==> flow/design.v <==
module rad4_reference(
    input [31:0] x,
    input [10:0] y,
    output [31:0] p
    );
    wire [5:0] sign_factor;
    wire [32:0] PP_5;
    wire [32:0] PP_4;
    wire [32:0] PP_3;
    wire [32:0] PP_2;
    wire [32:0] PP_1;
    wire [32:0] PP_0;
    wire [2:0] tmp1;
    wire [2:0] tmp0;
    assign tmp1 = {y[10],y[10:9]}; 
    assign tmp0 = {y[1:0],1'b0};
    rad4_BE PP5_gen(
        .x1(tmp1),
        .y(x),
        .sign_factor(sign_factor[5]),
        .PP(PP_5)
        );
    rad4_BE PP4_gen(
        .x1(y[9:7]),
        .y(x),
        .sign_factor(sign_factor[4]),
        .PP(PP_4)
        );
    rad4_BE PP3_gen(
        .x1(y[7:5]),
        .y(x),
        .sign_factor(sign_factor[3]),
        .PP(PP_3)
        );
    rad4_BE PP2_gen(
        .x1(y[5:3]),
        .y(x),
        .sign_factor(sign_factor[2]),
        .PP(PP_2)
        );
    rad4_BE PP1_gen(
        .x1(y[3:1]),
        .y(x),
        .sign_factor(sign_factor[1]),
        .PP(PP_1)
        );
    rad4_BE PP0_gen(
        .x1(tmp0),
        .y(x),
        .sign_factor(sign_factor[0]),
        .PP(PP_0)
        );
    PP_add Final(
        .sign_factor(sign_factor),
        .PP_5(PP_5),
        .PP_4(PP_4),
        .PP_3(PP_3),
        .PP_2(PP_2),
        .PP_1(PP_1),
        .PP_0(PP_0),
        .p(p)
        );
endmodule
module rad4_BE(
    input [2:0] x1,
    input [31:0] y,
    output sign_factor,
    output [32:0] PP
    );
    wire one, two, sign;
    code encode_block(
        .one(one),
        .two(two),
        .sign(sign),
        .y2(x1[2]),
        .y1(x1[1]),
        .y0(x1[0])
        );
    wire [32:0] tmp1_pp; 
    assign tmp1_pp = {y[31],y};  
    wire [33:0] out1;
    assign out1[0] = sign;
    genvar i;
    generate
        for ( i = 0; i < 33; i = i+1 )
            begin : pp_rad4_first 
            product pp_pr(tmp1_pp[i],out1[i],one,two,sign,PP[i],out1[i+1]);
            end
    endgenerate
    sgn_gen sign_gen(one,two,sign,sign_factor);
endmodule
module code(one,two,sign,y2,y1,y0);  
	input y2,y1,y0;                     
	output one,two,sign;                
	wire [1:0]k;                        
	xor x1(one,y0,y1);                  
	xor x2(k[1],y2,y1);                 
	not n1(k[0],one);                   
	and a1(two,k[0],k[1]);              
	assign sign=y2;                     
endmodule   
module product(x1,x0,one,two,sign,p,i);
	input x1,x0,sign,one,two;
	output p,i;
	wire [1:0] k;
	xor xo1(i,x1,sign);
	and a1(k[1],i,one);
	and a0(k[0],x0,two);
	or o1(p,k[1],k[0]);
endmodule
module sgn_gen(one,two,sign,sign_factor);
    input sign,one,two;
    output sign_factor;
    wire k;
    or o1(k,one,two);
    and a1(sign_factor,sign,k);
endmodule
module PP_add(
    input [5:0] sign_factor,
    input [32:0] PP_5,
    input [32:0] PP_4,
    input [32:0] PP_3,
    input [32:0] PP_2,
    input [32:0] PP_1,
    input [32:0] PP_0,
    output [31:0] p
    );
    wire [5:0] E_MSB;
    assign E_MSB[0] = ~ PP_0[32];
    assign E_MSB[1] = ~ PP_1[32];
    assign E_MSB[2] = ~ PP_2[32];
    assign E_MSB[3] = ~ PP_3[32];
    assign E_MSB[4] = ~ PP_4[32];
    assign E_MSB[5] = ~ PP_5[32];
    wire [33:0] sum00_FA;
    wire [33:0] carry00_FA;
    wire [33:0] tmp001_FA;
    wire [33:0] tmp002_FA;
    wire [33:0] tmp003_FA;
    assign tmp001_FA = {E_MSB[0],{3{PP_0[32]}},PP_0[32:4],PP_0[2]};
    assign tmp002_FA = {E_MSB[1],PP_1[32],PP_1[32:2],PP_1[0]};
    assign tmp003_FA = {PP_2,sign_factor[1]};
    genvar i001;
    generate
        for (i001 = 0; i001 < 34; i001 = i001 + 1)
            begin : pp_fad00
            FAd pp_fad(tmp001_FA[i001],tmp002_FA[i001], tmp003_FA[i001], carry00_FA[i001],sum00_FA[i001]);
            end
    endgenerate
    wire [1:0] sum00_HA;
    wire [1:0] carry00_HA;
    wire [1:0] tmp001_HA;
    wire [1:0] tmp002_HA;
    assign tmp001_HA = {1'b1,PP_0[3]};
    assign tmp002_HA = {PP_2[32],PP_1[1]};
    genvar i002;
    generate
        for (i002 = 0; i002 < 2; i002 = i002 + 1)
            begin : pp_had00
            HAd pp_had(tmp001_HA[i002],tmp002_HA[i002],carry00_HA[i002],sum00_HA[i002]);
            end
    endgenerate
    wire [32:0] sum01_FA;
    wire [32:0] carry01_FA;
    wire [32:0] tmp011_FA;
    wire [32:0] tmp012_FA;
    wire [32:0] tmp013_FA;
    assign tmp011_FA = {1'b1,E_MSB[3],PP_3[32],PP_3[32:4],PP_3[2]};
    assign tmp012_FA = {PP_4[32],PP_4[32:2],PP_4[0]};
    assign tmp013_FA = {PP_5[31:0],sign_factor[4]};
    genvar i011;
    generate
        for (i011 = 0; i011 < 33; i011 = i011 + 1)
            begin : pp_fad01
            FAd pp_fad(tmp011_FA[i011],tmp012_FA[i011], tmp013_FA[i011], carry01_FA[i011],sum01_FA[i011]);
            end
    endgenerate
    wire [1:0] sum01_HA;
    wire [1:0] carry01_HA;
    wire [1:0] tmp011_HA;
    wire [1:0] tmp012_HA;
    assign tmp011_HA = {E_MSB[4],PP_3[3]};
    assign tmp012_HA = {PP_5[32],PP_4[1]};
    genvar i012;
    generate
        for (i012 = 0; i012 < 2; i012 = i012 + 1)
            begin : pp_had01
            HAd pp_had(tmp011_HA[i012],tmp012_HA[i012],carry01_HA[i012],sum01_HA[i012]);
            end
    endgenerate
    wire [33:0] sum10_FA;
    wire [33:0] carry10_FA;
    wire [33:0] tmp101_FA;
    wire [33:0] tmp102_FA;
    wire [33:0] tmp103_FA;
    assign tmp101_FA = {E_MSB[2],sum00_HA[1],sum00_FA[33:3],sum00_FA[1]};
    assign tmp102_FA = {carry00_HA[1],carry00_FA[33:2],carry00_HA[0]};
    assign tmp103_FA = {sum01_FA[29:1],sum01_HA[0],sum01_FA[0],PP_3[1:0],sign_factor[2]};
    genvar i010;
    generate
        for (i010 = 0; i010 < 34; i010 = i010 + 1)
            begin : pp_fad10
            FAd pp_fad(tmp101_FA[i010],tmp102_FA[i010], tmp103_FA[i010], carry10_FA[i010],sum10_FA[i010]);
            end
    endgenerate
    wire [1:0] sum10_HA;
    wire [1:0] carry10_HA;
    wire [1:0] tmp101_HA;
    wire [1:0] tmp102_HA;
    assign tmp101_HA = {1'b1,sum00_FA[2]};
    assign tmp102_HA = {sum01_FA[30],carry00_FA[1]};
    genvar i013;
    generate
        for (i013 = 0; i013 < 2; i013 = i013 + 1)
            begin : pp_had11
            HAd pp_had(tmp101_HA[i013],tmp102_HA[i013],carry10_HA[i013],sum10_HA[i013]);
            end
    endgenerate
    wire [32:0] sum20_FA;
    wire [32:0] carry20_FA;
    wire [32:0] tmp201_FA;
    wire [32:0] tmp202_FA;
    wire [32:0] tmp203_FA;
    assign tmp201_FA = {carry10_HA[1],sum10_HA[1],sum10_FA[33:4],sum10_FA[1]};
    assign tmp202_FA = {sum01_FA[31],carry10_FA[33:3],carry10_HA[0]};
    assign tmp203_FA = {carry01_FA[30:1],carry01_HA[0],carry01_FA[0],sign_factor[3]};
    genvar i020;
    generate
        for (i020 = 0; i020 < 33; i020 = i020 + 1)
            begin : pp_fad20
            FAd pp_fad(tmp201_FA[i020],tmp202_FA[i020], tmp203_FA[i020], carry20_FA[i020],sum20_FA[i020]);
            end
    endgenerate
    wire [3:0] sum20_HA;
    wire [3:0] carry20_HA;
    wire [3:0] tmp201_HA;
    wire [3:0] tmp202_HA;
    assign tmp201_HA = {sum01_HA[1],sum01_FA[32],sum10_FA[3:2]};
    assign tmp202_HA = {carry01_FA[32:31],carry10_FA[2:1]};
    genvar i021;
    generate
        for (i021 = 0; i021 < 4; i021 = i021 + 1)
            begin : pp_had21
            HAd pp_had(tmp201_HA[i021],tmp202_HA[i021],carry20_HA[i021],sum20_HA[i021]);
            end
    endgenerate
    wire  sum30_FA;
    wire  carry30_FA;
    FAd pp_fad(sum20_FA[2],carry20_FA[1], sign_factor[5], carry30_FA,sum30_FA);
    wire [32:0] sum30_HA;
    wire [32:0] carry30_HA;
    wire [32:0] tmp301_HA;
    wire [32:0] tmp302_HA;
    assign tmp301_HA = {carry01_HA[1],sum20_HA[3:2],sum20_FA[32:3]};
    assign tmp302_HA = {carry20_HA[3:2],carry20_FA[32:2]};
    genvar i031;
    generate
        for (i031 = 0; i031 < 33; i031 = i031 + 1)
            begin : pp_had31
            HAd pp_had(tmp301_HA[i031],tmp302_HA[i031],carry30_HA[i031],sum30_HA[i031]);
            end
    endgenerate
    wire [44:0] tmp_sum;
    wire [44:0] tmp_add1;
    wire [44:0] tmp_add2;
    assign tmp_add1 = {1'b0,sum30_HA,sum30_FA,sum20_FA[1],sum20_HA[1:0],sum20_FA[0],sum10_HA[0],sum10_FA[0],sum00_HA[0],sum00_FA[0],PP_0[1:0]};
    assign tmp_add2 = {carry30_HA,carry30_FA,1'b0,carry20_HA[1:0],carry20_FA[0],1'b0,carry10_FA[0],1'b0,carry00_FA[0],2'b0,sign_factor[0]}; 
    assign tmp_sum = tmp_add1 + tmp_add2;
    assign p = tmp_sum[41:10];
endmodule
module FAd(a,b,c,cy,sm);
	input a,b,c;
	output cy,sm;
	wire x,y,z;
	xor x1(x,a,b);
	xor x2(sm,x,c);
	and a1(y,a,b);
	and a2(z,x,c);
	or o1(cy,y,z);
endmodule 
module HAd(a,b,cy,sm);
	input a,b;
	output cy,sm;
	xor x1(sm,a,b);
	and a1(cy,a,b);
endmodule 
module rad4_reference1(
    input [31:0] x,
    input [10:0] y,
    output [31:0] p
    );
    wire [5:0] sign_factor;
    wire [32:0] PP_5;
    wire [32:0] PP_4;
    wire [32:0] PP_3;
    wire [32:0] PP_2;
    wire [32:0] PP_1;
    wire [32:0] PP_0;
    wire [2:0] tmp1;
    wire [2:0] tmp0;
    assign tmp1 = {y[10],y[10:9]}; 
    assign tmp0 = {y[1:0],1'b0};
    rad4_BE1 PP5_gen(
        .x1(tmp1),
        .y(x),
        .sign_factor(sign_factor[5]),
        .PP(PP_5)
        );
    rad4_BE1 PP4_gen(
        .x1(y[9:7]),
        .y(x),
        .sign_factor(sign_factor[4]),
        .PP(PP_4)
        );
    rad4_BE1 PP3_gen(
        .x1(y[7:5]),
        .y(x),
        .sign_factor(sign_factor[3]),
        .PP(PP_3)
        );
    rad4_BE1 PP2_gen(
        .x1(y[5:3]),
        .y(x),
        .sign_factor(sign_factor[2]),
        .PP(PP_2)
        );
    rad4_BE1 PP1_gen(
        .x1(y[3:1]),
        .y(x),
        .sign_factor(sign_factor[1]),
        .PP(PP_1)
        );
    rad4_BE1 PP0_gen(
        .x1(tmp0),
        .y(x),
        .sign_factor(sign_factor[0]),
        .PP(PP_0)
        );
    PP_add1 Final(
        .sign_factor(sign_factor),
        .PP_5(PP_5),
        .PP_4(PP_4),
        .PP_3(PP_3),
        .PP_2(PP_2),
        .PP_1(PP_1),
        .PP_0(PP_0),
        .p(p)
        );
endmodule
module rad4_BE1(
    input [2:0] x1,
    input [31:0] y,
    output sign_factor,
    output [32:0] PP
    );
    wire one, two, sign;
    code1 encode1_block(
        .one(one),
        .two(two),
        .sign(sign),
        .y2(x1[2]),
        .y1(x1[1]),
        .y0(x1[0])
        );
    wire [32:0] tmp1_pp; 
    assign tmp1_pp = {y[31],y};  
    wire [33:0] out1;
    assign out1[0] = sign;
    genvar i;
    generate
        for ( i = 0; i < 33; i = i+1 )
            begin : pp_rad4_first 
            product1 pp_pr(tmp1_pp[i],out1[i],one,two,sign,PP[i],out1[i+1]);
            end
    endgenerate
    assign sign_factor = sign & (one | two);
endmodule
module code1(one,two,sign,y2,y1,y0);  
	input y2,y1,y0;                     
	output one,two,sign;                
	wire [1:0]k;                        
	xor x1(one,y0,y1);                  
	xor x2(k[1],y2,y1);                 
	not n1(k[0],one);                   
	and a1(two,k[0],k[1]);              
	assign sign=y2;                     
endmodule   
module product1(x1,x0,one,two,sign,p,i);
	input x1,x0,sign,one,two;
	output p,i;
	wire [1:0] k;
	xor xo1(i,x1,sign);
	and a1(k[1],i,one);
	and a0(k[0],x0,two);
	or o1(p,k[1],k[0]);
endmodule
module PP_add1(
    input [5:0] sign_factor,
    input [32:0] PP_5,
    input [32:0] PP_4,
    input [32:0] PP_3,
    input [32:0] PP_2,
    input [32:0] PP_1,
    input [32:0] PP_0,
    output [31:0] p
    );
    wire [5:0] E_MSB;
    assign E_MSB[0] = ~ PP_0[32];
    assign E_MSB[1] = ~ PP_1[32];
    assign E_MSB[2] = ~ PP_2[32];
    assign E_MSB[3] = ~ PP_3[32];
    assign E_MSB[4] = ~ PP_4[32];
    assign E_MSB[5] = ~ PP_5[32];
    wire [33:0] sum00_FA;
    wire [33:0] carry00_FA;
    wire [33:0] tmp001_FA;
    wire [33:0] tmp002_FA;
    wire [33:0] tmp003_FA;
    assign tmp001_FA = {E_MSB[0],{3{PP_0[32]}},PP_0[32:4],PP_0[2]};
    assign tmp002_FA = {E_MSB[1],PP_1[32],PP_1[32:2],PP_1[0]};
    assign tmp003_FA = {PP_2,sign_factor[1]};
    genvar i001;
    generate
        for (i001 = 0; i001 < 34; i001 = i001 + 1)
            begin : pp_FAd100
            FAd1 pp_FAd1(tmp001_FA[i001],tmp002_FA[i001], tmp003_FA[i001], carry00_FA[i001],sum00_FA[i001]);
            end
    endgenerate
    wire [1:0] sum00_HA;
    wire [1:0] carry00_HA;
    wire [1:0] tmp001_HA;
    wire [1:0] tmp002_HA;
    assign tmp001_HA = {1'b1,PP_0[3]};
    assign tmp002_HA = {PP_2[32],PP_1[1]};
    genvar i002;
    generate
        for (i002 = 0; i002 < 2; i002 = i002 + 1)
            begin : pp_HAd100
            HAd1 pp_HAd1(tmp001_HA[i002],tmp002_HA[i002],carry00_HA[i002],sum00_HA[i002]);
            end
    endgenerate
    wire [32:0] sum01_FA;
    wire [32:0] carry01_FA;
    wire [32:0] tmp011_FA;
    wire [32:0] tmp012_FA;
    wire [32:0] tmp013_FA;
    assign tmp011_FA = {1'b1,E_MSB[3],PP_3[32],PP_3[32:4],PP_3[2]};
    assign tmp012_FA = {PP_4[32],PP_4[32:2],PP_4[0]};
    assign tmp013_FA = {PP_5[31:0],sign_factor[4]};
    genvar i011;
    generate
        for (i011 = 0; i011 < 33; i011 = i011 + 1)
            begin : pp_FAd101
            FAd1 pp_FAd1(tmp011_FA[i011],tmp012_FA[i011], tmp013_FA[i011], carry01_FA[i011],sum01_FA[i011]);
            end
    endgenerate
    wire [1:0] sum01_HA;
    wire [1:0] carry01_HA;
    wire [1:0] tmp011_HA;
    wire [1:0] tmp012_HA;
    assign tmp011_HA = {E_MSB[4],PP_3[3]};
    assign tmp012_HA = {PP_5[32],PP_4[1]};
    genvar i012;
    generate
        for (i012 = 0; i012 < 2; i012 = i012 + 1)
            begin : pp_HAd101
            HAd1 pp_HAd1(tmp011_HA[i012],tmp012_HA[i012],carry01_HA[i012],sum01_HA[i012]);
            end
    endgenerate
    wire [33:0] sum10_FA;
    wire [33:0] carry10_FA;
    wire [33:0] tmp101_FA;
    wire [33:0] tmp102_FA;
    wire [33:0] tmp103_FA;
    assign tmp101_FA = {E_MSB[2],sum00_HA[1],sum00_FA[33:3],sum00_FA[1]};
    assign tmp102_FA = {carry00_HA[1],carry00_FA[33:2],carry00_HA[0]};
    assign tmp103_FA = {sum01_FA[29:1],sum01_HA[0],sum01_FA[0],PP_3[1:0],sign_factor[2]};
    genvar i010;
    generate
        for (i010 = 0; i010 < 34; i010 = i010 + 1)
            begin : pp_FAd110
            FAd1 pp_FAd1(tmp101_FA[i010],tmp102_FA[i010], tmp103_FA[i010], carry10_FA[i010],sum10_FA[i010]);
            end
    endgenerate
    wire [1:0] sum10_HA;
    wire [1:0] carry10_HA;
    wire [1:0] tmp101_HA;
    wire [1:0] tmp102_HA;
    assign tmp101_HA = {1'b1,sum00_FA[2]};
    assign tmp102_HA = {sum01_FA[30],carry00_FA[1]};
    genvar i013;
    generate
        for (i013 = 0; i013 < 2; i013 = i013 + 1)
            begin : pp_HAd111
            HAd1 pp_HAd1(tmp101_HA[i013],tmp102_HA[i013],carry10_HA[i013],sum10_HA[i013]);
            end
    endgenerate
    wire [32:0] sum20_FA;
    wire [32:0] carry20_FA;
    wire [32:0] tmp201_FA;
    wire [32:0] tmp202_FA;
    wire [32:0] tmp203_FA;
    assign tmp201_FA = {carry10_HA[1],sum10_HA[1],sum10_FA[33:4],sum10_FA[1]};
    assign tmp202_FA = {sum01_FA[31],carry10_FA[33:3],carry10_HA[0]};
    assign tmp203_FA = {carry01_FA[30:1],carry01_HA[0],carry01_FA[0],sign_factor[3]};
    genvar i020;
    generate
        for (i020 = 0; i020 < 33; i020 = i020 + 1)
            begin : pp_FAd120
            FAd1 pp_FAd1(tmp201_FA[i020],tmp202_FA[i020], tmp203_FA[i020], carry20_FA[i020],sum20_FA[i020]);
            end
    endgenerate
    wire [3:0] sum20_HA;
    wire [3:0] carry20_HA;
    wire [3:0] tmp201_HA;
    wire [3:0] tmp202_HA;
    assign tmp201_HA = {sum01_HA[1],sum01_FA[32],sum10_FA[3:2]};
    assign tmp202_HA = {carry01_FA[32:31],carry10_FA[2:1]};
    genvar i021;
    generate
        for (i021 = 0; i021 < 4; i021 = i021 + 1)
            begin : pp_HAd121
            HAd1 pp_HAd1(tmp201_HA[i021],tmp202_HA[i021],carry20_HA[i021],sum20_HA[i021]);
            end
    endgenerate
    wire  sum30_FA;
    wire  carry30_FA;
    FAd1 pp_FAd1(sum20_FA[2],carry20_FA[1], sign_factor[5], carry30_FA,sum30_FA);
    wire [32:0] sum30_HA;
    wire [32:0] carry30_HA;
    wire [32:0] tmp301_HA;
    wire [32:0] tmp302_HA;
    assign tmp301_HA = {carry01_HA[1],sum20_HA[3:2],sum20_FA[32:3]};
    assign tmp302_HA = {carry20_HA[3:2],carry20_FA[32:2]};
    genvar i031;
    generate
        for (i031 = 0; i031 < 33; i031 = i031 + 1)
            begin : pp_HAd131
            HAd1 pp_HAd1(tmp301_HA[i031],tmp302_HA[i031],carry30_HA[i031],sum30_HA[i031]);
            end
    endgenerate
    wire [44:0] tmp_sum;
    wire [44:0] tmp_add1;
    wire [44:0] tmp_add2;
    assign tmp_add1 = {1'b0,sum30_HA,sum30_FA,sum20_FA[1],sum20_HA[1:0],sum20_FA[0],sum10_HA[0],sum10_FA[0],sum00_HA[0],sum00_FA[0],PP_0[1:0]};
    assign tmp_add2 = {carry30_HA,carry30_FA,1'b0,carry20_HA[1:0],carry20_FA[0],1'b0,carry10_FA[0],1'b0,carry00_FA[0],2'b0,sign_factor[0]}; 
    assign tmp_sum = tmp_add1 + tmp_add2;
    assign p = tmp_sum[41:10];
endmodule
module FAd1(a,b,c,cy,sm);
	input a,b,c;
	output cy,sm;
	wire x,y,z;
	xor x1(x,a,b);
	xor x2(sm,x,c);
	and a1(y,a,b);
	and a2(z,x,c);
	or o1(cy,y,z);
endmodule 
module HAd1(a,b,cy,sm);
	input a,b;
	output cy,sm;
	xor x1(sm,a,b);
	and a1(cy,a,b);
endmodule 
module rad4_reference2(
    input [31:0] x,
    input [10:0] y,
    output [31:0] p
    );
    wire [5:0] sign_factor;
    wire [32:0] PP_5;
    wire [32:0] PP_4;
    wire [32:0] PP_3;
    wire [32:0] PP_2;
    wire [32:0] PP_1;
    wire [32:0] PP_0;
    wire [2:0] tmp1;
    wire [2:0] tmp0;
    assign tmp1 = {y[10],y[10:9]}; 
    assign tmp0 = {y[1:0],1'b0};
    rad4_BE2 PP5_gen(
        .x1(tmp1),
        .y(x),
        .sign_factor(sign_factor[5]),
        .PP(PP_5)
        );
    rad4_BE2 PP4_gen(
        .x1(y[9:7]),
        .y(x),
        .sign_factor(sign_factor[4]),
        .PP(PP_4)
        );
    rad4_BE2 PP3_gen(
        .x1(y[7:5]),
        .y(x),
        .sign_factor(sign_factor[3]),
        .PP(PP_3)
        );
    rad4_BE2 PP2_gen(
        .x1(y[5:3]),
        .y(x),
        .sign_factor(sign_factor[2]),
        .PP(PP_2)
        );
    rad4_BE2 PP1_gen(
        .x1(y[3:1]),
        .y(x),
        .sign_factor(sign_factor[1]),
        .PP(PP_1)
        );
    rad4_BE2 PP0_gen(
        .x1(tmp0),
        .y(x),
        .sign_factor(sign_factor[0]),
        .PP(PP_0)
        );
    PP_add2 Final(
        .sign_factor(sign_factor),
        .PP_5(PP_5),
        .PP_4(PP_4),
        .PP_3(PP_3),
        .PP_2(PP_2),
        .PP_1(PP_1),
        .PP_0(PP_0),
        .p(p)
        );
endmodule
module rad4_BE2(
    input [2:0] x1,
    input [31:0] y,
    output sign_factor,
    output [32:0] PP
    );
    wire one, two, sign;
    code2 encode2_block(
        .one(one),
        .two(two),
        .sign(sign),
        .y2(x1[2]),
        .y1(x1[1]),
        .y0(x1[0])
        );
    wire [32:0] tmp1_pp; 
    assign tmp1_pp = {y[31],y};  
    wire [33:0] out1;
    assign out1[0] = sign;
    genvar i;
    generate
        for ( i = 0; i < 33; i = i+1 )
            begin : pp_rad4_first 
            product2 pp_pr(tmp1_pp[i],out1[i],one,two,sign,PP[i],out1[i+1]);
            end
    endgenerate
    assign sign_factor = sign & (one | two);
endmodule
module code2(one,two,sign,y2,y1,y0);  
	input y2,y1,y0;                     
	output one,two,sign;                
	wire [1:0]k;                        
	xor x1(one,y0,y1);                  
	xor x2(k[1],y2,y1);                 
	not n1(k[0],one);                   
	and a1(two,k[0],k[1]);              
	assign sign=y2;                     
endmodule   
module product2(x1,x0,one,two,sign,p,i);
	input x1,x0,sign,one,two;
	output p,i;
	wire [1:0] k;
	xor xo1(i,x1,sign);
	and a1(k[1],i,one);
	and a0(k[0],x0,two);
	or o1(p,k[1],k[0]);
endmodule
module PP_add2(
    input [5:0] sign_factor,
    input [32:0] PP_5,
    input [32:0] PP_4,
    input [32:0] PP_3,
    input [32:0] PP_2,
    input [32:0] PP_1,
    input [32:0] PP_0,
    output [31:0] p
    );
    wire [5:0] E_MSB;
    assign E_MSB[0] = ~ PP_0[32];
    assign E_MSB[1] = ~ PP_1[32];
    assign E_MSB[2] = ~ PP_2[32];
    assign E_MSB[3] = ~ PP_3[32];
    assign E_MSB[4] = ~ PP_4[32];
    assign E_MSB[5] = ~ PP_5[32];
    wire [33:0] sum00_FA;
    wire [33:0] carry00_FA;
    wire [33:0] tmp001_FA;
    wire [33:0] tmp002_FA;
    wire [33:0] tmp003_FA;
    assign tmp001_FA = {E_MSB[0],{3{PP_0[32]}},PP_0[32:4],PP_0[2]};
    assign tmp002_FA = {E_MSB[1],PP_1[32],PP_1[32:2],PP_1[0]};
    assign tmp003_FA = {PP_2,sign_factor[1]};
    genvar i001;
    generate
        for (i001 = 0; i001 < 34; i001 = i001 + 1)
            begin : pp_FAd200
            FAd2 pp_FAd2(tmp001_FA[i001],tmp002_FA[i001], tmp003_FA[i001], carry00_FA[i001],sum00_FA[i001]);
            end
    endgenerate
    wire [1:0] sum00_HA;
    wire [1:0] carry00_HA;
    wire [1:0] tmp001_HA;
    wire [1:0] tmp002_HA;
    assign tmp001_HA = {1'b1,PP_0[3]};
    assign tmp002_HA = {PP_2[32],PP_1[1]};
    genvar i002;
    generate
        for (i002 = 0; i002 < 2; i002 = i002 + 1)
            begin : pp_HAd200
            HAd2 pp_HAd2(tmp001_HA[i002],tmp002_HA[i002],carry00_HA[i002],sum00_HA[i002]);
            end
    endgenerate
    wire [32:0] sum01_FA;
    wire [32:0] carry01_FA;
    wire [32:0] tmp011_FA;
    wire [32:0] tmp012_FA;
    wire [32:0] tmp013_FA;
    assign tmp011_FA = {1'b1,E_MSB[3],PP_3[32],PP_3[32:4],PP_3[2]};
    assign tmp012_FA = {PP_4[32],PP_4[32:2],PP_4[0]};
    assign tmp013_FA = {PP_5[31:0],sign_factor[4]};
    genvar i011;
    generate
        for (i011 = 0; i011 < 33; i011 = i011 + 1)
            begin : pp_FAd201
            FAd2 pp_FAd2(tmp011_FA[i011],tmp012_FA[i011], tmp013_FA[i011], carry01_FA[i011],sum01_FA[i011]);
            end
    endgenerate
    wire [1:0] sum01_HA;
    wire [1:0] carry01_HA;
    wire [1:0] tmp011_HA;
    wire [1:0] tmp012_HA;
    assign tmp011_HA = {E_MSB[4],PP_3[3]};
    assign tmp012_HA = {PP_5[32],PP_4[1]};
    genvar i012;
    generate
        for (i012 = 0; i012 < 2; i012 = i012 + 1)
            begin : pp_HAd201
            HAd2 pp_HAd2(tmp011_HA[i012],tmp012_HA[i012],carry01_HA[i012],sum01_HA[i012]);
            end
    endgenerate
    wire [33:0] sum10_FA;
    wire [33:0] carry10_FA;
    wire [33:0] tmp101_FA;
    wire [33:0] tmp102_FA;
    wire [33:0] tmp103_FA;
    assign tmp101_FA = {E_MSB[2],sum00_HA[1],sum00_FA[33:3],sum00_FA[1]};
    assign tmp102_FA = {carry00_HA[1],carry00_FA[33:2],carry00_HA[0]};
    assign tmp103_FA = {sum01_FA[29:1],sum01_HA[0],sum01_FA[0],PP_3[1:0],sign_factor[2]};
    genvar i010;
    generate
        for (i010 = 0; i010 < 34; i010 = i010 + 1)
            begin : pp_FAd210
            FAd2 pp_FAd2(tmp101_FA[i010],tmp102_FA[i010], tmp103_FA[i010], carry10_FA[i010],sum10_FA[i010]);
            end
    endgenerate
    wire [1:0] sum10_HA;
    wire [1:0] carry10_HA;
    wire [1:0] tmp101_HA;
    wire [1:0] tmp102_HA;
    assign tmp101_HA = {1'b1,sum00_FA[2]};
    assign tmp102_HA = {sum01_FA[30],carry00_FA[1]};
    genvar i013;
    generate
        for (i013 = 0; i013 < 2; i013 = i013 + 1)
            begin : pp_HAd211
            HAd2 pp_HAd2(tmp101_HA[i013],tmp102_HA[i013],carry10_HA[i013],sum10_HA[i013]);
            end
    endgenerate
    wire [32:0] sum20_FA;
    wire [32:0] carry20_FA;
    wire [32:0] tmp201_FA;
    wire [32:0] tmp202_FA;
    wire [32:0] tmp203_FA;
    assign tmp201_FA = {carry10_HA[1],sum10_HA[1],sum10_FA[33:4],sum10_FA[1]};
    assign tmp202_FA = {sum01_FA[31],carry10_FA[33:3],carry10_HA[0]};
    assign tmp203_FA = {carry01_FA[30:1],carry01_HA[0],carry01_FA[0],sign_factor[3]};
    genvar i020;
    generate
        for (i020 = 0; i020 < 33; i020 = i020 + 1)
            begin : pp_FAd220
            FAd2 pp_FAd2(tmp201_FA[i020],tmp202_FA[i020], tmp203_FA[i020], carry20_FA[i020],sum20_FA[i020]);
            end
    endgenerate
    wire [3:0] sum20_HA;
    wire [3:0] carry20_HA;
    wire [3:0] tmp201_HA;
    wire [3:0] tmp202_HA;
    assign tmp201_HA = {sum01_HA[1],sum01_FA[32],sum10_FA[3:2]};
    assign tmp202_HA = {carry01_FA[32:31],carry10_FA[2:1]};
    genvar i021;
    generate
        for (i021 = 0; i021 < 4; i021 = i021 + 1)
            begin : pp_HAd221
            HAd2 pp_HAd2(tmp201_HA[i021],tmp202_HA[i021],carry20_HA[i021],sum20_HA[i021]);
            end
    endgenerate
    wire  sum30_FA;
    wire  carry30_FA;
    FAd2 pp_FAd2(sum20_FA[2],carry20_FA[1], sign_factor[5], carry30_FA,sum30_FA);
    wire [32:0] sum30_HA;
    wire [32:0] carry30_HA;
    wire [32:0] tmp301_HA;
    wire [32:0] tmp302_HA;
    assign tmp301_HA = {carry01_HA[1],sum20_HA[3:2],sum20_FA[32:3]};
    assign tmp302_HA = {carry20_HA[3:2],carry20_FA[32:2]};
    genvar i031;
    generate
        for (i031 = 0; i031 < 33; i031 = i031 + 1)
            begin : pp_HAd231
            HAd2 pp_HAd2(tmp301_HA[i031],tmp302_HA[i031],carry30_HA[i031],sum30_HA[i031]);
            end
    endgenerate
    wire [44:0] tmp_sum;
    wire [44:0] tmp_add1;
    wire [44:0] tmp_add2;
    assign tmp_add1 = {1'b0,sum30_HA,sum30_FA,sum20_FA[1],sum20_HA[1:0],sum20_FA[0],sum10_HA[0],sum10_FA[0],sum00_HA[0],sum00_FA[0],PP_0[1:0]};
    assign tmp_add2 = {carry30_HA,carry30_FA,1'b0,carry20_HA[1:0],carry20_FA[0],1'b0,carry10_FA[0],1'b0,carry00_FA[0],2'b0,sign_factor[0]}; 
    assign tmp_sum = tmp_add1 + tmp_add2;
    assign p = tmp_sum[41:10];
endmodule
module FAd2(a,b,c,cy,sm);
	input a,b,c;
	output cy,sm;
	wire x,y,z;
	xor x1(x,a,b);
	xor x2(sm,x,c);
	and a1(y,a,b);
	and a2(z,x,c);
	or o1(cy,y,z);
endmodule 
module HAd2(a,b,cy,sm);
	input a,b;
	output cy,sm;
	xor x1(sm,a,b);
	and a1(cy,a,b);
endmodule 
module rad4_reference3(
    input [31:0] x,
    input [10:0] y,
    output [31:0] p
    );
    wire [5:0] sign_factor;
    wire [32:0] PP_5;
    wire [32:0] PP_4;
    wire [32:0] PP_3;
    wire [32:0] PP_2;
    wire [32:0] PP_1;
    wire [32:0] PP_0;
    wire [2:0] tmp1;
    wire [2:0] tmp0;
    assign tmp1 = {y[10],y[10:9]}; 
    assign tmp0 = {y[1:0],1'b0};
    rad4_BE3 PP5_gen(
        .x1(tmp1),
        .y(x),
        .sign_factor(sign_factor[5]),
        .PP(PP_5)
        );
    rad4_BE3 PP4_gen(
        .x1(y[9:7]),
        .y(x),
        .sign_factor(sign_factor[4]),
        .PP(PP_4)
        );
    rad4_BE3 PP3_gen(
        .x1(y[7:5]),
        .y(x),
        .sign_factor(sign_factor[3]),
        .PP(PP_3)
        );
    rad4_BE3 PP2_gen(
        .x1(y[5:3]),
        .y(x),
        .sign_factor(sign_factor[2]),
        .PP(PP_2)
        );
    rad4_BE3 PP1_gen(
        .x1(y[3:1]),
        .y(x),
        .sign_factor(sign_factor[1]),
        .PP(PP_1)
        );
    rad4_BE3 PP0_gen(
        .x1(tmp0),
        .y(x),
        .sign_factor(sign_factor[0]),
        .PP(PP_0)
        );
    PP_add3 Final(
        .sign_factor(sign_factor),
        .PP_5(PP_5),
        .PP_4(PP_4),
        .PP_3(PP_3),
        .PP_2(PP_2),
        .PP_1(PP_1),
        .PP_0(PP_0),
        .p(p)
        );
endmodule
module rad4_BE3(
    input [2:0] x1,
    input [31:0] y,
    output sign_factor,
    output [32:0] PP
    );
    wire one, two, sign;
    code3 encode3_block(
        .one(one),
        .two(two),
        .sign(sign),
        .y2(x1[2]),
        .y1(x1[1]),
        .y0(x1[0])
        );
    wire [32:0] tmp1_pp; 
    assign tmp1_pp = {y[31],y};  
    wire [33:0] out1;
    assign out1[0] = sign;
    genvar i;
    generate
        for ( i = 0; i < 33; i = i+1 )
            begin : pp_rad4_first 
            product3 pp_pr(tmp1_pp[i],out1[i],one,two,sign,PP[i],out1[i+1]);
            end
    endgenerate
    assign sign_factor = sign & (one | two);
endmodule
module code3(one,two,sign,y2,y1,y0);  
	input y2,y1,y0;                     
	output one,two,sign;                
	wire [1:0]k;                        
	xor x1(one,y0,y1);                  
	xor x2(k[1],y2,y1);                 
	not n1(k[0],one);                   
	and a1(two,k[0],k[1]);              
	assign sign=y2;                     
endmodule   
module product3(x1,x0,one,two,sign,p,i);
	input x1,x0,sign,one,two;
	output p,i;
	wire [1:0] k;
	xor xo1(i,x1,sign);
	and a1(k[1],i,one);
	and a0(k[0],x0,two);
	or o1(p,k[1],k[0]);
endmodule
module PP_add3(
    input [5:0] sign_factor,
    input [32:0] PP_5,
    input [32:0] PP_4,
    input [32:0] PP_3,
    input [32:0] PP_2,
    input [32:0] PP_1,
    input [32:0] PP_0,
    output [31:0] p
    );
    wire [5:0] E_MSB;
    assign E_MSB[0] = ~ PP_0[32];
    assign E_MSB[1] = ~ PP_1[32];
    assign E_MSB[2] = ~ PP_2[32];
    assign E_MSB[3] = ~ PP_3[32];
    assign E_MSB[4] = ~ PP_4[32];
    assign E_MSB[5] = ~ PP_5[32];
    wire [33:0] sum00_FA;
    wire [33:0] carry00_FA;
    wire [33:0] tmp001_FA;
    wire [33:0] tmp002_FA;
    wire [33:0] tmp003_FA;
    assign tmp001_FA = {E_MSB[0],{3{PP_0[32]}},PP_0[32:4],PP_0[2]};
    assign tmp002_FA = {E_MSB[1],PP_1[32],PP_1[32:2],PP_1[0]};
    assign tmp003_FA = {PP_2,sign_factor[1]};
    genvar i001;
    generate
        for (i001 = 0; i001 < 34; i001 = i001 + 1)
            begin : pp_FAd300
            FAd3 pp_FAd3(tmp001_FA[i001],tmp002_FA[i001], tmp003_FA[i001], carry00_FA[i001],sum00_FA[i001]);
            end
    endgenerate
    wire [1:0] sum00_HA;
    wire [1:0] carry00_HA;
    wire [1:0] tmp001_HA;
    wire [1:0] tmp002_HA;
    assign tmp001_HA = {1'b1,PP_0[3]};
    assign tmp002_HA = {PP_2[32],PP_1[1]};
    genvar i002;
    generate
        for (i002 = 0; i002 < 2; i002 = i002 + 1)
            begin : pp_HAd300
            HAd3 pp_HAd3(tmp001_HA[i002],tmp002_HA[i002],carry00_HA[i002],sum00_HA[i002]);
            end
    endgenerate
    wire [32:0] sum01_FA;
    wire [32:0] carry01_FA;
    wire [32:0] tmp011_FA;
    wire [32:0] tmp012_FA;
    wire [32:0] tmp013_FA;
    assign tmp011_FA = {1'b1,E_MSB[3],PP_3[32],PP_3[32:4],PP_3[2]};
    assign tmp012_FA = {PP_4[32],PP_4[32:2],PP_4[0]};
    assign tmp013_FA = {PP_5[31:0],sign_factor[4]};
    genvar i011;
    generate
        for (i011 = 0; i011 < 33; i011 = i011 + 1)
            begin : pp_FAd301
            FAd3 pp_FAd3(tmp011_FA[i011],tmp012_FA[i011], tmp013_FA[i011], carry01_FA[i011],sum01_FA[i011]);
            end
    endgenerate
    wire [1:0] sum01_HA;
    wire [1:0] carry01_HA;
    wire [1:0] tmp011_HA;
    wire [1:0] tmp012_HA;
    assign tmp011_HA = {E_MSB[4],PP_3[3]};
    assign tmp012_HA = {PP_5[32],PP_4[1]};
    genvar i012;
    generate
        for (i012 = 0; i012 < 2; i012 = i012 + 1)
            begin : pp_HAd301
            HAd3 pp_HAd3(tmp011_HA[i012],tmp012_HA[i012],carry01_HA[i012],sum01_HA[i012]);
            end
    endgenerate
    wire [33:0] sum10_FA;
    wire [33:0] carry10_FA;
    wire [33:0] tmp101_FA;
    wire [33:0] tmp102_FA;
    wire [33:0] tmp103_FA;
    assign tmp101_FA = {E_MSB[2],sum00_HA[1],sum00_FA[33:3],sum00_FA[1]};
    assign tmp102_FA = {carry00_HA[1],carry00_FA[33:2],carry00_HA[0]};
    assign tmp103_FA = {sum01_FA[29:1],sum01_HA[0],sum01_FA[0],PP_3[1:0],sign_factor[2]};
    genvar i010;
    generate
        for (i010 = 0; i010 < 34; i010 = i010 + 1)
            begin : pp_FAd310
            FAd3 pp_FAd3(tmp101_FA[i010],tmp102_FA[i010], tmp103_FA[i010], carry10_FA[i010],sum10_FA[i010]);
            end
    endgenerate
    wire [1:0] sum10_HA;
    wire [1:0] carry10_HA;
    wire [1:0] tmp101_HA;
    wire [1:0] tmp102_HA;
    assign tmp101_HA = {1'b1,sum00_FA[2]};
    assign tmp102_HA = {sum01_FA[30],carry00_FA[1]};
    genvar i013;
    generate
        for (i013 = 0; i013 < 2; i013 = i013 + 1)
            begin : pp_HAd311
            HAd3 pp_HAd3(tmp101_HA[i013],tmp102_HA[i013],carry10_HA[i013],sum10_HA[i013]);
            end
    endgenerate
    wire [32:0] sum20_FA;
    wire [32:0] carry20_FA;
    wire [32:0] tmp201_FA;
    wire [32:0] tmp202_FA;
    wire [32:0] tmp203_FA;
    assign tmp201_FA = {carry10_HA[1],sum10_HA[1],sum10_FA[33:4],sum10_FA[1]};
    assign tmp202_FA = {sum01_FA[31],carry10_FA[33:3],carry10_HA[0]};
    assign tmp203_FA = {carry01_FA[30:1],carry01_HA[0],carry01_FA[0],sign_factor[3]};
    genvar i020;
    generate
        for (i020 = 0; i020 < 33; i020 = i020 + 1)
            begin : pp_FAd320
            FAd3 pp_FAd3(tmp201_FA[i020],tmp202_FA[i020], tmp203_FA[i020], carry20_FA[i020],sum20_FA[i020]);
            end
    endgenerate
    wire [3:0] sum20_HA;
    wire [3:0] carry20_HA;
    wire [3:0] tmp201_HA;
    wire [3:0] tmp202_HA;
    assign tmp201_HA = {sum01_HA[1],sum01_FA[32],sum10_FA[3:2]};
    assign tmp202_HA = {carry01_FA[32:31],carry10_FA[2:1]};
    genvar i021;
    generate
        for (i021 = 0; i021 < 4; i021 = i021 + 1)
            begin : pp_HAd321
            HAd3 pp_HAd3(tmp201_HA[i021],tmp202_HA[i021],carry20_HA[i021],sum20_HA[i021]);
            end
    endgenerate
    wire  sum30_FA;
    wire  carry30_FA;
    FAd3 pp_FAd3(sum20_FA[2],carry20_FA[1], sign_factor[5], carry30_FA,sum30_FA);
    wire [32:0] sum30_HA;
    wire [32:0] carry30_HA;
    wire [32:0] tmp301_HA;
    wire [32:0] tmp302_HA;
    assign tmp301_HA = {carry01_HA[1],sum20_HA[3:2],sum20_FA[32:3]};
    assign tmp302_HA = {carry20_HA[3:2],carry20_FA[32:2]};
    genvar i031;
    generate
        for (i031 = 0; i031 < 33; i031 = i031 + 1)
            begin : pp_HAd331
            HAd3 pp_HAd3(tmp301_HA[i031],tmp302_HA[i031],carry30_HA[i031],sum30_HA[i031]);
            end
    endgenerate
    wire [44:0] tmp_sum;
    wire [44:0] tmp_add1;
    wire [44:0] tmp_add2;
    assign tmp_add1 = {1'b0,sum30_HA,sum30_FA,sum20_FA[1],sum20_HA[1:0],sum20_FA[0],sum10_HA[0],sum10_FA[0],sum00_HA[0],sum00_FA[0],PP_0[1:0]};
    assign tmp_add2 = {carry30_HA,carry30_FA,1'b0,carry20_HA[1:0],carry20_FA[0],1'b0,carry10_FA[0],1'b0,carry00_FA[0],2'b0,sign_factor[0]}; 
    assign tmp_sum = tmp_add1 + tmp_add2;
    assign p = tmp_sum[41:10];
endmodule
module FAd3(a,b,c,cy,sm);
	input a,b,c;
	output cy,sm;
	wire x,y,z;
	xor x1(x,a,b);
	xor x2(sm,x,c);
	and a1(y,a,b);
	and a2(z,x,c);
	or o1(cy,y,z);
endmodule 
module HAd3(a,b,cy,sm);
	input a,b;
	output cy,sm;
	xor x1(sm,a,b);
	and a1(cy,a,b);
endmodule 
module fos_exact_tra_v1(
    input [31:0] x_in,
    input [10:0] a1,
    input clk,
    input reset,
    output [31:0] y_out);
    wire [31:0] b1x;
    wire [31:0] a1y;
    wire signed [31:0] sum0_next;
    wire signed [31:0] sum1;
    reg signed [31:0] sum0;
    rad4_reference mult(sum1,a1,a1y);
    assign y_out = sum0 + x_in;
    assign sum1 = y_out;
    assign sum0_next = a1y - x_in;
    always @ (posedge clk)
    if (reset) begin
        sum0 <= 32'b0;
    end else begin
        sum0 <= sum0_next;
    end
endmodule
module fos_exact_v1(
    input [31:0] x_in,
    input [10:0] a1,
    input clk,
    input reset,
    output [31:0] y_out);
    wire signed [31:0] Data_feedforward;
    wire signed [31:0] Data_feedback;
    wire signed [31:0] sum0;
    reg signed  [31:0] Samples_in1; 
    reg signed  [31:0] Samples_in2; 
    reg signed  [31:0] Samples_out; 
    assign Data_feedforward = {Samples_in2}; 
    assign y_out = Samples_in1 - Data_feedforward - Data_feedback; 
    rad4_reference mult(Samples_out,a1,Data_feedback);
   always @ (posedge clk) 
   if(reset == 1) begin
         Samples_in1 <= 0; 
         Samples_in2 <= 0; 
         Samples_out <= 0; 
      end 
   else begin 
      Samples_in1 <= x_in; 
      Samples_in2 <= Samples_in1; 
      Samples_out <= y_out; 
   end 
endmodule
module fos_exact_tra_v2(
    input [31:0] x_in,
    input [10:0] a1,
    input clk,
    input reset,
    output [31:0] y_out);
    wire [31:0] b1x;
    wire [31:0] a1y;
    wire signed [31:0] sum0_next;
    wire signed [31:0] sum1;
    reg signed [31:0] sum0;
    rad4_reference1 mult(sum1,a1,a1y);
    assign y_out = sum0 + x_in;
    assign sum1 = y_out;
    assign sum0_next = a1y - x_in;
    always @ (posedge clk)
    if (reset) begin
        sum0 <= 32'b0;
    end else begin
        sum0 <= sum0_next;
    end
endmodule
module fos_exact_v2(
    input [31:0] x_in,
    input [10:0] a1,
    input clk,
    input reset,
    output [31:0] y_out);
    wire signed [31:0] Data_feedforward;
    wire signed [31:0] Data_feedback;
    wire signed [31:0] sum0;
    reg signed  [31:0] Samples_in1; 
    reg signed  [31:0] Samples_in2; 
    reg signed  [31:0] Samples_out; 
    assign Data_feedforward = {Samples_in2}; 
    assign y_out = Samples_in1 - Data_feedforward - Data_feedback; 
    rad4_reference1 mult(Samples_out,a1,Data_feedback);
   always @ (posedge clk) 
   if(reset == 1) begin
         Samples_in1 <= 0; 
         Samples_in2 <= 0; 
         Samples_out <= 0; 
      end 
   else begin 
      Samples_in1 <= x_in; 
      Samples_in2 <= Samples_in1; 
      Samples_out <= y_out; 
   end 
endmodule
module fos_exact_tra_v3(
    input [31:0] x_in,
    input [10:0] a1,
    input [10:0] b1,
    input clk,
    input reset,
    output [31:0] y_out);
    wire [31:0] b1x;
    wire [31:0] a1y;
    wire signed [31:0] sum0_next;
    wire signed [31:0] sum1;
    reg signed [31:0] sum0;
    rad4_reference2 mult(x_in,b1,b1x);
    rad4_reference2 mult2(sum1,a1,a1y);
    assign y_out = sum0 + x_in;
    assign sum1 = y_out;
    assign sum0_next = b1x + a1y;
    always @ (posedge clk)
    if (reset) begin
        sum0 <= 32'b0;
    end else begin
        sum0 <= sum0_next;
    end
endmodule
module fos_exact_v3(
    input [31:0] x_in,
    input [10:0] a1,
    input [10:0] b1,
    input clk,
    input reset,
    output [31:0] y_out);
    wire signed [31:0] Data_feedforward;
    wire signed [31:0] Data_feedback;
    wire signed [31:0] sum0;
    reg signed  [31:0] Samples_in1; 
    reg signed  [31:0] Samples_in2; 
    reg signed  [31:0] Samples_out; 
    assign y_out = Samples_in1 + Data_feedforward - Data_feedback; 
    rad4_reference2 mult(Samples_out,a1,Data_feedback);
    rad4_reference2 mult1(Samples_in2,b1,Data_feedforward);                     
   always @ (posedge clk) 
   if(reset == 1) begin
         Samples_in1 <= 0; 
         Samples_in2 <= 0; 
         Samples_out <= 0; 
      end 
   else begin 
      Samples_in1 <= x_in; 
      Samples_in2 <= Samples_in1; 
      Samples_out <= y_out; 
   end 
endmodule
module fos_exact_tra_v4(
    input [31:0] x_in,
    input [10:0] a1,
    input clk,
    input reset,
    output [31:0] y_out);
    wire [31:0] b1x;
    wire [31:0] a1y;
    wire signed [31:0] sum0_next;
    wire signed [31:0] sum1;
    reg signed [31:0] sum0;
    rad4_reference3 mult(sum1,a1,a1y);
    assign y_out = sum0 + x_in;
    assign sum1 = y_out;
    assign sum0_next = a1y;
    always @ (posedge clk)
    if (reset) begin
        sum0 <= 32'b0;
    end else begin
        sum0 <= sum0_next;
    end
endmodule
module fos_exact_v4(
    input [31:0] x_in,
    input [10:0] a1,
    input clk,
    input reset,
    output [31:0] y_out);
    wire signed [31:0] Data_feedforward;
    wire signed [31:0] Data_feedback;
    wire signed [31:0] sum0;
    reg signed  [31:0] Samples_in1; 
    reg signed  [31:0] Samples_in2; 
    reg signed  [31:0] Samples_out; 
    assign y_out = Samples_in1 - Data_feedback; 
    rad4_reference3 mult(Samples_out,a1,Data_feedback);
   always @ (posedge clk) 
   if(reset == 1) begin
         Samples_in1 <= 0; 
         Samples_in2 <= 0; 
         Samples_out <= 0; 
      end 
   else begin 
      Samples_in1 <= x_in; 
      Samples_in2 <= Samples_in1; 
      Samples_out <= y_out; 
   end 
endmodule
module a_filter_reference_32x11(
    input [31:0] x_in,
    input clk,
    input [5:0] reset,
    output [31:0] y_out);
    wire [10:0] a1_1;
    wire [10:0] a1_2;
    wire [10:0] a1_3;
    wire [10:0] a1_4;
    wire [10:0] b1;
    assign a1_1 = -11'sd208;
    assign a1_2 = -11'sd1021;
    assign a1_3 = -11'sd930;
    assign a1_4 = -11'sd1010;
    assign b1 = 11'sd307;
    wire [31:0] y_1;
    wire [31:0] y_2;
    wire [31:0] y_3;
    wire [31:0] y_4;
    wire [31:0] y_5;
    fos_exact_v4 first_stage(x_in,a1_4,clk,reset[0],y_1);
    fos_exact_v3 second_stage(y_1,a1_3,b1,clk,reset[1],y_2);
    fos_exact_v2 third_stage(y_2,a1_2,clk,reset[2],y_3);
    fos_exact_v2 fourth_stage(y_3,a1_2,clk,reset[3],y_4);
    fos_exact_v1 fifth_stage(y_4,a1_1,clk,reset[4],y_5);
    fos_exact_v1 sixth_stage(y_5,a1_1,clk,reset[5],y_out);
endmodule
# From RTL to reports: a_filter_reference_32x11
# Module a_filter_reference_32x11 before and after one edit of its RTL, step after step.
# "before" refers to lines of the RTL above, "after" to lines of the edited file.
# "change" is "after" less "before", of the values as shown; "change_rel_pct" is that difference over "before", in percent.
# Operators: Yosys type, input widths -> output width; for muxes data width and select width s.
# Library cell names are shortened.
# A cell with -- has no value.
[setup]
top = "a_filter_reference_32x11"
clock = "clk"
library = "sky130hd"
corner = "tt_025C_1v80"

# Edit of the RTL
# Unified diff, file above to edited file.
# The edit is scripted: it alters the design's behaviour and was not made to optimise anything.
# begin of diff
@@ -1160,10 +1160,5 @@
     rad4_reference mult(Samples_out,a1,Data_feedback);
    always @ (posedge clk) 
-   if(reset == 1) begin
-         Samples_in1 <= 0; 
-         Samples_in2 <= 0; 
-         Samples_out <= 0; 
-      end 
-   else begin 
+   begin 
       Samples_in1 <= x_in; 
       Samples_in2 <= Samples_in1; 
# end of diff

# Elaborated design
# Counts by Yosys on the flattened word-level netlist (proc, flatten, opt, wreduce; memories kept). Register bits leave out memories and registers merged into their read ports (data or address); mux counts leave out enables and synchronous resets folded into registers. Print and check cells are left out. Cells with the same type and inputs are merged into one.
[classes]
columns = ["item", "before", "after", "change", "change_rel_pct"]
rows = [
  ["mux", 0, 0, 0, "--"],
  ["div", 0, 0, 0, "--"],
  ["compare", 0, 0, 0, "--"],
  ["n_shift", 0, 0, 0, "--"],
  ["mul", 0, 0, 0, "--"],
  ["eq_ne", 0, 0, 0, "--"],
  ["n_reduce_logical", 0, 0, 0, "--"],
  ["add_sub_neg", 18, 18, 0, 0.00],
  ["n_logic", 3071, 3071, 0, 0.00],
]
[ops]
columns = ["operator", "before", "after", "change", "change_rel_pct"]
rows = [
  ["$xor 1x1->1", 1277, 1277, 0, 0.00],
  ["$and 1x1->1", 1261, 1261, 0, 0.00],
  ["$or 1x1->1", 298, 298, 0, 0.00],
  ["$not 1->1", 235, 235, 0, 0.00],
  ["$sub 32x32->32", 10, 10, 0, 0.00],
  ["$add 42x42->42", 7, 7, 0, 0.00],
  ["$add 32x32->32", 1, 1, 0, 0.00],
]
[word_totals]
columns = ["item", "before", "after", "change", "change_rel_pct"]
rows = [
  ["latchBits", 0, 0, 0, "--"],
  ["clocked_rd_ports_x_width", 0, 0, 0, "--"],
  ["word_cells", 3106, 3105, -1, -0.03],
  ["regBits", 544, 512, -32, -5.88],
  ["mem_count", 0, 0, 0, "--"],
  ["ramBits", 0, 0, 0, "--"],
  ["mem_bits_ro", 0, 0, 0, "--"],
  ["input_bits", 39, 39, 0, 0.00],
]

# Depth
# Yosys ltp: most cells in a row. Word level: on the elaborated netlist, between registers, memories and ports. Mapped: between sequential cells and ports; inverters and the memories' decode and read muxes count.
[depth]
columns = ["item", "before", "after", "change", "change_rel_pct"]
rows = [
  ["ltp_word", 14, 14, 0, 0.00],
  ["ABC_AREA", "0", "0", "--", "--"],
  ["ltp_mapped", 33, 35, 2, 6.06],
  ["mapped_depth_nobuf", 33, 34, 1, 3.03],
]

# Netlist
# Yosys stat after the flow's synthesis: flattened, memories mapped to cells. It holds for the ABC_AREA given above (unset counts as 0); a run with the other value may have another netlist.
[synth_totals]
columns = ["item", "before", "after", "change", "change_rel_pct"]
rows = [
  ["ffs", 544, 512, -32, -5.88],
  ["buffers", 77, 43, -34, -44.16],
  ["sequential_area_um2", 10890.4, 10249.8, -640.6, -5.88],
  ["yosys_area_um2", 55318.1, 52850.7, -2467.4, -4.46],
  ["cell_count", 6357, 5919, -438, -6.89],
]
[by_type]
columns = ["type", "before", "after", "change", "change_rel_pct"]
rows = [
  ["nor2_1", 625, 465, -160, -25.60],
  ["inv_1", 1581, 1525, -56, -3.54],
  ["a21oi_1", 295, 258, -37, -12.54],
  ["dfxtp_1", 544, 512, -32, -5.88],
  ["nor3_1", 84, 52, -32, -38.10],
  ["clkbuf_1", 70, 40, -30, -42.86],
  ["and2_1", 45, 18, -27, -60.00],
  ["nor2b_1", 109, 129, 20, 18.35],
  ["o21ai_0", 145, 130, -15, -10.34],
  ["and3_1", 34, 19, -15, -44.12],
  ["a31oi_1", 41, 27, -14, -34.15],
  ["nand3_1", 65, 54, -11, -16.92],
  ["a21o_1", 165, 155, -10, -6.06],
  ["o21ai_1", 0, 10, 10, "--"],
  ["nand2b_1", 47, 38, -9, -19.15],
  ["o21bai_1", 44, 52, 8, 18.18],
  ["a211oi_1", 25, 17, -8, -32.00],
  ["or3_1", 12, 20, 8, 66.67],
]
# Not every row of either side is listed.
# By module: a second synthesis without flattening, with its own total; a netlist apart from the flattened one above.
[unflattened]
columns = ["item", "before", "after", "change", "change_rel_pct"]
rows = [
  ["hier_cells", 9980, 9814, -166, -1.66],
  ["hier_area_um2", 95354.0, 94110.3, -1243.7, -1.30],
]
# Rows give one instance, submodules left out.
[by_module_before]
columns = ["module", "n_cells", "n_inst", "mod_seq_area_um2", "mod_area_um2"]
rows = [
  ["fos_exact_v1", 607, 2, 1921.8, 5689.2],
  ["fos_exact_v2", 607, 2, 1921.8, 5689.2],
  ["(name not given)", 2, 396, 0.0, 17.5],
  ["(name not given)", 2, 396, 0.0, 17.5],
  ["(name not given)", 2, 396, 0.0, 17.5],
  ["FAd", 1, 270, 0.0, 20.0],
  ["FAd1", 1, 270, 0.0, 20.0],
  ["FAd2", 1, 270, 0.0, 20.0],
  ["fos_exact_v3", 606, 1, 1921.8, 5336.4],
  ["PP_add", 327, 2, 0.0, 2199.6],
  ["PP_add1", 327, 2, 0.0, 2199.6],
  ["PP_add2", 327, 2, 0.0, 2199.6],
  ["fos_exact_v4", 406, 1, 1281.2, 3535.9],
  ["(name not given)", 2, 198, 0.0, 17.5],
]
# before: Further modules, not shown: 20.
[by_module_after]
columns = ["module", "n_cells", "n_inst", "mod_seq_area_um2", "mod_area_um2"]
rows = [
  ["fos_exact_v2", 607, 2, 1921.8, 5689.2],
  ["fos_exact_v1", 503, 2, 1921.8, 4909.7],
  ["(name not given)", 2, 396, 0.0, 17.5],
  ["(name not given)", 2, 396, 0.0, 17.5],
  ["(name not given)", 2, 396, 0.0, 17.5],
  ["fos_exact_v3", 648, 1, 1921.8, 5651.7],
  ["FAd", 1, 270, 0.0, 20.0],
  ["FAd1", 1, 270, 0.0, 20.0],
  ["FAd2", 1, 270, 0.0, 20.0],
  ["PP_add", 327, 2, 0.0, 2199.6],
  ["PP_add1", 327, 2, 0.0, 2199.6],
  ["PP_add2", 327, 2, 0.0, 2199.6],
  ["fos_exact_v4", 406, 1, 1281.2, 3535.9],
  ["(name not given)", 2, 198, 0.0, 17.5],
]
# after: Further modules, not shown: 20.

# Timing after synthesis
# Source: OpenSTA report_checks on the synthesized netlist (no wires, ideal clock, input and output delay 20% of the period each), path of least setup slack; recovery checks are left aside. Register names are those of the netlist, which keeps one name where synthesis merged equal registers.
[synth_timing]
columns = ["item", "before", "after", "change", "change_rel_pct"]
rows = [
  ["path_type", "register to output", "register to output", "--", "--"],
  ["startpoint", "reg sixth_stage.Samples_out[10]", "reg sixth_stage.Samples_out[7]", "--", "--"],
  ["endpoint", "out y_out[28]", "out y_out[31]", "--", "--"],
  ["setup_slack_ns", 1.100, 0.678, -0.422, "--"],
  ["arrival_time_ns", 6.100, 6.522, 0.422, 6.92],
  ["period_ns", 9.0, 9.0, 0.0, 0.00],
  ["path_delay_ns", 6.100, 6.522, 0.422, 6.92],
  ["driving_pins", 29, 31, 2, 6.90],
  ["output_delay_ns", 1.800, 1.800, 0.000, 0.00],
  ["period_less_setup_slack_ns", 7.9, 8.322, 0.422, 5.34],
]
# "path_delay_ns" is the arrival time less input delay plus setup time.
# At an output port there is no setup time.
# "driving_pins": output pins that drive a net of the path, with the launching flip-flop's if there is one; two outputs of one cell count as two.
# "period_less_setup_slack_ns" = period - worst setup slack (recovery checks aside). The figure is calculated, with input and output delays left at 20% of the set period.
# The rows between start and end are the longest chain of elaborated cells between them; the timing report does not say that the signal goes this way. Where chains are equally long, one stands for them.
# A line is the first line of the expression or statement that the cell stems from. Yosys adds cells for indexed reads and writes and turns some case tables into memories.
[synth_via_before]
path_cell_list = "dfxtp_1 inv_1 ha_1 ha_1 inv_1 fa_1 inv_1 ha_1 ha_1 and3_1 a221o_1 a21oi_1 o2bb2ai_1 a211oi_1 nor2_1 a21oi_1 xnor2_1 fa_1 inv_1 ha_1 buf_1 nand2_1 a21o_1 a31o_2 a31oi_1 o21ai_0 a21oi_1 o21ai_0 o31a_1"
elab_chain_cells = 9
[synth_rtl_before]
columns = ["item", "line_no", "rtl"]
rows = [
  ["start, declared", 1157, "reg signed  [31:0] Samples_out;"],
  ["start, assigned", 1165, "Samples_out <= 0;"],
  ["start, assigned", 1170, "Samples_out <= y_out;"],
  ["$not 1->1", "--", ""],
  ["$xor 1x1->1", 275, "xor x1(x,a,b);"],
  ["$xor 1x1->1", 276, "xor x2(sm,x,c);"],
  ["$xor 1x1->1", 275, ""],
  ["$and 1x1->1", 278, "and a2(z,x,c);"],
  ["$or 1x1->1", 279, "or o1(cy,y,z);"],
  ["$xor 1x1->1", 284, "xor x1(sm,a,b);"],
  ["$add 42x42->42", 268, "assign tmp_sum = tmp_add1 + tmp_add2;"],
  ["$sub 32x32->32", 1159, "assign y_out = Samples_in1 - Data_feedforward - Data_feedback;"],
  ["end, declared", 1326, "output [31:0] y_out);"],
]
[synth_via_after]
path_cell_list = "dfxtp_1 inv_1 ha_1 ha_1 inv_1 fa_1 inv_1 ha_1 ha_1 and4_1 and2_1 a211oi_2 o21ai_1 a211o_1 and2_1 o21a_1 nor2_1 xnor2_1 fa_1 inv_1 ha_1 or2_2 a2111oi_0 a21oi_1 o31a_1 a21o_1 nor3_1 o21bai_1 nand3_1 a311oi_1 xnor3_1"
elab_chain_cells = 9
[synth_rtl_after]
columns = ["item", "line_no", "rtl"]
rows = [
  ["start, declared", 1157, "reg signed  [31:0] Samples_out;"],
  ["start, assigned", 1165, "Samples_out <= y_out;"],
  ["$not 1->1", "--", ""],
  ["$xor 1x1->1", 275, "xor x1(x,a,b);"],
  ["$xor 1x1->1", 276, "xor x2(sm,x,c);"],
  ["$xor 1x1->1", 275, ""],
  ["$and 1x1->1", 278, "and a2(z,x,c);"],
  ["$or 1x1->1", 279, "or o1(cy,y,z);"],
  ["$xor 1x1->1", 284, "xor x1(sm,a,b);"],
  ["$add 42x42->42", 268, "assign tmp_sum = tmp_add1 + tmp_add2;"],
  ["$sub 32x32->32", 1159, "assign y_out = Samples_in1 - Data_feedforward - Data_feedback;"],
  ["end, declared", 1321, "output [31:0] y_out);"],
]

# Path in the finished layout
# Path of least setup slack in the final report of the runs of set A (OpenROAD, finished layout, wires in). Where an end is a register, its clock arrival counts in the times.
[layout_timing]
columns = ["item", "before", "after", "change", "change_rel_pct"]
rows = [
  ["path_type", "register to output", "register to output", "--", "--"],
  ["startpoint", "reg sixth_stage.Samples_out[9]", "reg sixth_stage.Samples_out[6]", "--", "--"],
  ["endpoint", "out y_out[28]", "out y_out[31]", "--", "--"],
  ["period_ns", 9.0, 9.0, 0.0, 0.00],
  ["driving_pins", 34, 33, -1, -2.94],
  ["arrival_time_ns", 7.02, 7.29, 0.27, 3.85],
  ["output_delay_ns", 1.80, 1.80, 0.00, 0.00],
  ["setup_slack_ns", 0.18, -0.09, -0.27, "--"],
]
# The rows between start and end are the longest chain of elaborated cells between them; the timing report does not say that the signal goes this way. Where chains are equally long, one stands for them.
[layout_via_before]
path_cell_list = "dfxtp_2 inv_1 ha_1 ha_1 inv_1 fa_1 inv_1 ha_4 ha_4 and3_4 a221o_1 a21oi_4 buf_4 buf_6 nand2b_4 and2_4 o21a_1 nor2_2 xnor2_1 fa_1 inv_2 ha_4 a21o_1 a21oi_2 nor3b_4 a31o_4 a31oi_4 buf_6 o21ai_2 buf_6 a21oi_4 buf_4 o31a_1 buf_2"
elab_chain_cells = 9
[layout_rtl_before]
columns = ["item", "line_no", "rtl"]
rows = [
  ["start, declared", 1157, "reg signed  [31:0] Samples_out;"],
  ["start, assigned", 1165, "Samples_out <= 0;"],
  ["start, assigned", 1170, "Samples_out <= y_out;"],
  ["$not 1->1", "--", ""],
  ["$xor 1x1->1", 275, "xor x1(x,a,b);"],
  ["$xor 1x1->1", 276, "xor x2(sm,x,c);"],
  ["$xor 1x1->1", 275, ""],
  ["$and 1x1->1", 278, "and a2(z,x,c);"],
  ["$or 1x1->1", 279, "or o1(cy,y,z);"],
  ["$xor 1x1->1", 284, "xor x1(sm,a,b);"],
  ["$add 42x42->42", 268, "assign tmp_sum = tmp_add1 + tmp_add2;"],
  ["$sub 32x32->32", 1159, "assign y_out = Samples_in1 - Data_feedforward - Data_feedback;"],
  ["end, declared", 1326, "output [31:0] y_out);"],
]
[layout_via_after]
path_cell_list = "dfxtp_4 inv_4 ha_4 ha_4 inv_2 fa_1 inv_1 ha_1 ha_1 and4_1 and2_4 a211oi_4 o21ai_2 buf_4 and2_4 o21ai_1 nand2b_1 xor2_2 fa_1 inv_2 ha_4 and3_4 buf_4 a2111oi_4 a21oi_4 o31a_1 a21o_1 nor3_2 o21bai_1 nand3_1 a311oi_2 xnor3_1 buf_2"
elab_chain_cells = 9
[layout_rtl_after]
columns = ["item", "line_no", "rtl"]
rows = [
  ["start, declared", 1157, "reg signed  [31:0] Samples_out;"],
  ["start, assigned", 1165, "Samples_out <= y_out;"],
  ["$not 1->1", "--", ""],
  ["$xor 1x1->1", 275, "xor x1(x,a,b);"],
  ["$xor 1x1->1", 276, "xor x2(sm,x,c);"],
  ["$xor 1x1->1", 275, ""],
  ["$and 1x1->1", 278, "and a2(z,x,c);"],
  ["$or 1x1->1", 279, "or o1(cy,y,z);"],
  ["$xor 1x1->1", 284, "xor x1(sm,a,b);"],
  ["$add 42x42->42", 268, "assign tmp_sum = tmp_add1 + tmp_add2;"],
  ["$sub 32x32->32", 1159, "assign y_out = Samples_in1 - Data_feedforward - Data_feedback;"],
  ["end, declared", 1321, "output [31:0] y_out);"],
]

# Flow runs
# Runs of the flow (Yosys, OpenROAD) on both versions; the two runs of a pair have the same settings. The constraints put input and output delay at 20% of the set period each and load the outputs with 0.01 pF.
[flow_settings_set_A]
CORE_UTILIZATION = 40
period_ns = 9.0
CAP_MARGIN = 20
CORE_MARGIN = 2
SLEW_MARGIN = 20
[results_set_A]
columns = ["item", "before", "after", "change", "change_rel_pct"]
rows = [
  ["post_route_stdcell_area_um2", 61238.7, 59066.6, -2172.1, -3.55],
  ["final_die_area_um2", 141286.0, 135049.0, -6237.0, -4.41],
  ["tns_setup_ns", 0.000, -0.091, -0.091, "--"],
  ["worstSetupSlack_ns", 0.179, -0.091, -0.270, "--"],
  ["post_synth_area_um2", 55318.1, 52850.7, -2467.4, -4.46],
]
[flow_settings_set_B]
CELL_PAD_IN_SITES_DETAIL_PLACEMENT = 1
CORE_ASPECT_RATIO = 1.42
CORE_MARGIN = 7
CORE_UTILIZATION = 19
CTS_CLUSTER_DIAMETER = 141
CTS_CLUSTER_SIZE = 83
MAX_ROUTING_LAYER = "met4"
MIN_ROUTING_LAYER = "met1"
PLACE_DENSITY_LB_ADDON = 0.0
SLEW_MARGIN = 10
period_ns = 11.3
CAP_MARGIN = 20
[results_set_B]
columns = ["item", "before", "after", "change", "change_rel_pct"]
rows = [
  ["post_route_stdcell_area_um2", 62266.0, 59489.6, -2776.4, -4.46],
  ["final_die_area_um2", 306684.0, 293350.0, -13334.0, -4.35],
  ["tns_setup_ns", 0.000, 0.000, 0.000, "--"],
  ["worstSetupSlack_ns", 0.731, 0.532, -0.199, "--"],
  ["post_synth_area_um2", 55318.1, 52850.7, -2467.4, -4.46],
]
